==> flow/design.v <==
`timescale 1ns / 1ps
module magnitude_wrapper(
	input aclk,
	input aresetn,
	input s_i_data_valid,
	output reg s_o_data_ready,
	input [31:0] s_i_data,
	output reg m_o_data_valid,
	input m_i_data_ready,
	output reg [31:0] m_o_data
    );
	reg [31:0] o_data_temp;
	reg [15:0] data_real;
	reg [15:0] data_imag;
	reg start_calc;
	reg ack_calc;
	wire [15:0] in_real = s_i_data[15:0];
	wire [15:0] in_imag = s_i_data[31:16];
	always @ (posedge aclk)
		begin
			if (aresetn == 0) begin
				s_o_data_ready <= 1'b0;
				start_calc <= 1'b0;
			end
			if (ack_calc == 1'b1) begin
				start_calc <= 0;
			end
			if ( (s_i_data_valid == 1'b1) && (ack_calc == 0)) begin
				if (in_real[15] == 1'b1)
					data_real <= ~in_real + 16'd1;
				else
					data_real <= in_real;
				if (in_imag[15] == 1'b1)
					data_imag <= ~in_imag + 16'd1;
				else
					data_imag <= in_imag;
				s_o_data_ready <= 1;
				start_calc <= 1'b1;
			end
		end
	always @ (posedge aclk)
		begin
			if (aresetn == 0) begin
				ack_calc <= 0;
			end
			if (start_calc == 1'b1) begin
				ack_calc <= 1;
				o_data_temp <= data_real*data_real + data_imag*data_imag;
			end
			else begin
				ack_calc <= 0;
			end
		end
	always @ (posedge aclk)
		begin
			if (aresetn == 0) begin
				m_o_data_valid <= 1'b0;
			end
			if (m_i_data_ready == 1'b1) begin
				if (ack_calc == 0) begin
					m_o_data_valid <= 1'b0;
				end
				else begin
					m_o_data_valid <= 1'b1;
					m_o_data <= o_data_temp;
				end
			end
		end
endmodule
# From RTL to reports: magnitude_wrapper
# The steps from the RTL of magnitude_wrapper to its reports follow in flow order.
# Line numbers count from 1 in the design file above.
# Operators carry their Yosys type and port widths (W data, S select, Z words).
# Cell names lack the library's common part.
# Not given: --
dict set report setup {
  top_module {magnitude_wrapper}
  clk_port {aclk}
  lib {sky130hd}
  lib_corner {tt_025C_1v80}
}

# After elaboration
# Source: Yosys, flattened and elaborated, memories not mapped. Widths are those after wreduce. Registers that Yosys merges into a memory's read port (data or address) are not register bits. Print and check cells do not count. Equal cells are merged and count once.
dict set report bits {
  register_bits 100
  output_inout_bits 34
  elab_cells 29
}
dict set report classes {
  n_addsub 3
  multipliers 2
  equal 2
  mux 7
  logic 3
  reduce_logical 2
}
# cell count
set op_table {}
lappend op_table {{$mul A16 B16 Y32} 2}
lappend op_table {{$add A16 B1 Y16 const B} 2}
lappend op_table {{$not A16 Y16} 2}
lappend op_table {{$add A32 B32 Y32} 1}
lappend op_table {{$mux W15} 2}
lappend op_table {{$mux W1} 5}
lappend op_table {{$ne A2 B1 Y1 const B} 2}
lappend op_table {{$reduce_and A2 Y1} 1}
lappend op_table {{$logic_and A1 B1 Y1} 1}
lappend op_table {{$not A1 Y1} 1}

# Depth
# Depth = most cells in a row (Yosys ltp): at word level without a register or memory, in the mapped netlist without a sequential cell, where the memories' decode and read muxes count.
dict set report logic_depth {
  ltp_word 3
  ABC_AREA 1
  ltp_mapped 29
  mapped_depth_nobuf 27
}

# After synthesis
# Yosys stat after the flow's synthesis: flattened, memories mapped to cells. It holds for the ABC_AREA given above (unset counts as 0); a run with the other value may have another netlist.
dict set report synth_totals {
  cell_count 2231
  area_um2 19556.3
  seq_area_um2 2972.9
  ffs 100
  buf_cells 61
}
# type count
set by_type {}
lappend by_type {fa_1 384}
lappend by_type {edfxtp_1 97}
lappend by_type {inv_1 750}
lappend by_type {ha_1 195}
lappend by_type {nand2_1 473}
lappend by_type {xor2_1 48}
lappend by_type {nand3_1 54}
lappend by_type {clkbuf_1 57}
lappend by_type {nor2_1 47}
lappend by_type {a21oi_1 23}
lappend by_type {nand4_1 17}
lappend by_type {nand2_2 13}
lappend by_type {dfxtp_1 3}
lappend by_type {nor2_2 8}
lappend by_type {o21bai_1 6}
lappend by_type {nor3_2 4}
lappend by_type {o21ai_0 8}
lappend by_type {xnor2_1 4}
# Not listed: further types 16, cells in them 40.

# Path before layout
# OpenSTA on the mapped netlist: ideal clock, no wires. The path of least setup slack (recovery checks aside). Input and output delay are each 20% of the period. Register names are those of the netlist, which keeps one name where synthesis merged equal registers.
dict set report synth_path {
  path_type {flip-flop to flip-flop}
  startpoint {register data_real[4]}
  endpoint {register o_data_temp[29]}
  clock_period_ns 10.0
  setup_ns 0.253
  t_first_pin_ns 0.000
  arrival_ns 6.090
  required_time_ns 9.747
  path_slack_ns 3.657
  delay_ns 6.343
  driving_pins 24
  n_path_buf 2
  period_less_setup_slack_ns 6.343
}
# "delay_ns" = arrival - input delay + setup time.
# "driving_pins" counts driving pins, that of a launching flip-flop among them; a cell with two outputs on the path counts twice.
# "period_less_setup_slack_ns" is the clock period less the worst setup slack; recovery checks do not enter. This is arithmetic on one report: input and output delays are still those of the set period (20% each).
# Between the ends stands the longest chain of elaborated cells between them, by number of cells; it is not shown to be the way that was timed. Of several equally long chains one is given.
# Each line given opens the expression or statement behind the cell; cells for indexed reads and writes are added by Yosys, which also makes memories of some case tables.
dict set report synth_via {
  path_cell_list {edfxtp_1 > clkbuf_1 > clkbuf_1 > nand2_1 > fa_1 > inv_1 > fa_1 > inv_1 > fa_1 > fa_1 > inv_1 > fa_1 > fa_1 > fa_1 > fa_1 > ha_1 > nand2_2 > inv_1 > a21oi_1 > nand3_2 > nand2_1 > nand3_1 > nand2_1 > nand2_1}
  elab_chain_len 2
  cone_cells 2
}
# item line
set synth_rtl {}
lappend synth_rtl {{start: declaration} 13} ;# reg [15:0] data_real;
lappend synth_rtl {{start: assignment} 30} ;# data_real <= ~in_real + 16'd1;
lappend synth_rtl {{start: assignment} 32} ;# data_real <= in_real;
lappend synth_rtl {{$mul A16 B16 Y32} 48} ;# o_data_temp <= data_real*data_real + data_imag*data_imag;
lappend synth_rtl {{$add A32 B32 Y32} 48}
lappend synth_rtl {{end: assignment} 48}
lappend synth_rtl {{end: declaration} 12} ;# reg [31:0] o_data_temp;

# Worst path after layout
# Path of least setup slack in the final report of record 1 (OpenROAD, finished layout, wires in). Where an end is a register, its clock arrival counts in the times.
dict set report layout_path {
  path_type {flip-flop to flip-flop}
  startpoint {register data_real[7]}
  endpoint {register o_data_temp[21]}
  clock_period_ns 7.33
  setup_ns 0.24
  t_first_pin_ns 0.39
  arrival_ns 7.21
  required_time_ns 7.46
  path_slack_ns 0.25
  driving_pins 23
  n_path_buf 0
}
# Between the ends stands the longest chain of elaborated cells between them, by number of cells; it is not shown to be the way that was timed. Of several equally long chains one is given.
dict set report layout_via {
  path_cell_list {edfxtp_1 > nand2_1 > fa_1 > inv_1 > fa_1 > fa_1 > inv_1 > fa_1 > inv_1 > fa_1 > fa_1 > fa_1 > inv_1 > fa_1 > inv_1 > ha_1 > nand2_2 > nor2_2 > nand2_1 > inv_1 > nand4_1 > nand4_1 > nand2_1}
  elab_chain_len 2
  cone_cells 2
}
# item line
set layout_rtl {}
lappend layout_rtl {{start: declaration} 13} ;# reg [15:0] data_real;
lappend layout_rtl {{start: assignment} 30} ;# data_real <= ~in_real + 16'd1;
lappend layout_rtl {{start: assignment} 32} ;# data_real <= in_real;
lappend layout_rtl {{$mul A16 B16 Y32} 48} ;# o_data_temp <= data_real*data_real + data_imag*data_imag;
lappend layout_rtl {{$add A32 B32 Y32} 48}
lappend layout_rtl {{end: assignment} 48}
lappend layout_rtl {{end: declaration} 12} ;# reg [31:0] o_data_temp;

# Settings and measured results of 3 stored flow runs for module magnitude_wrapper (sky130hd), not sorted in any way. The constraints put input and output delay at 20% of the set period each and load the outputs with 0.01 pF.
# "worst_setup_path_time_ns": the worst setup path's part of the clock period (all of it between registers, 20% less for each end at a port) less its slack. A launch clock that arrives late makes it longer, a capture clock that arrives late makes it shorter.
run="record 1" settings ABC_AREA=1 CAP_MARGIN=20 CORE_ASPECT_RATIO=1.27 CORE_UTILIZATION=37 GPL_TIMING_DRIVEN=1 MIN_ROUTING_LAYER="met1" period_ns=7.33 CORE_MARGIN=2 SLEW_MARGIN=20
run="record 1" results ys_area_um2=19556.3 setup_worst_slack_ns=0.253 total_negative_slack_ns=0.000 dieArea_um2=54723.0 hold_worst_slack_ns=0.418 layout_utilization_frac=0.411 worst_setup_path_time_ns=7.08 worstPathKind="flip-flop to flip-flop" final_cell_area_um2=21378.0
run="record 2" settings ABC_AREA=1 CORE_ASPECT_RATIO=1.32 CORE_MARGIN=9 CORE_UTILIZATION=17 CTS_CLUSTER_DIAMETER=45 CTS_CLUSTER_SIZE=35 GPL_ROUTABILITY_DRIVEN=0 GPL_TIMING_DRIVEN=1 MAX_ROUTING_LAYER="met4" MIN_ROUTING_LAYER="met1" TNS_END_PERCENT=70 period_ns=11.2 CAP_MARGIN=20 SLEW_MARGIN=20
run="record 2" results ys_area_um2=19556.3 setup_worst_slack_ns=4.113 total_negative_slack_ns=0.000 dieArea_um2=127688.0 hold_worst_slack_ns=0.370 layout_utilization_frac=0.195 worst_setup_path_time_ns=7.09 worstPathKind="flip-flop to flip-flop" final_cell_area_um2=22221.3
run="record 3" settings CORE_UTILIZATION=40 SETUP_SLACK_MARGIN=-0.76 period_ns=8.17 CAP_MARGIN=20 CORE_MARGIN=2 SLEW_MARGIN=20
run="record 3" results ys_area_um2=18541.5 setup_worst_slack_ns=0.305 total_negative_slack_ns=0.000 dieArea_um2=48092.5 hold_worst_slack_ns=0.408 layout_utilization_frac=0.444 worst_setup_path_time_ns=7.86 worstPathKind="flip-flop to flip-flop" final_cell_area_um2=20219.4
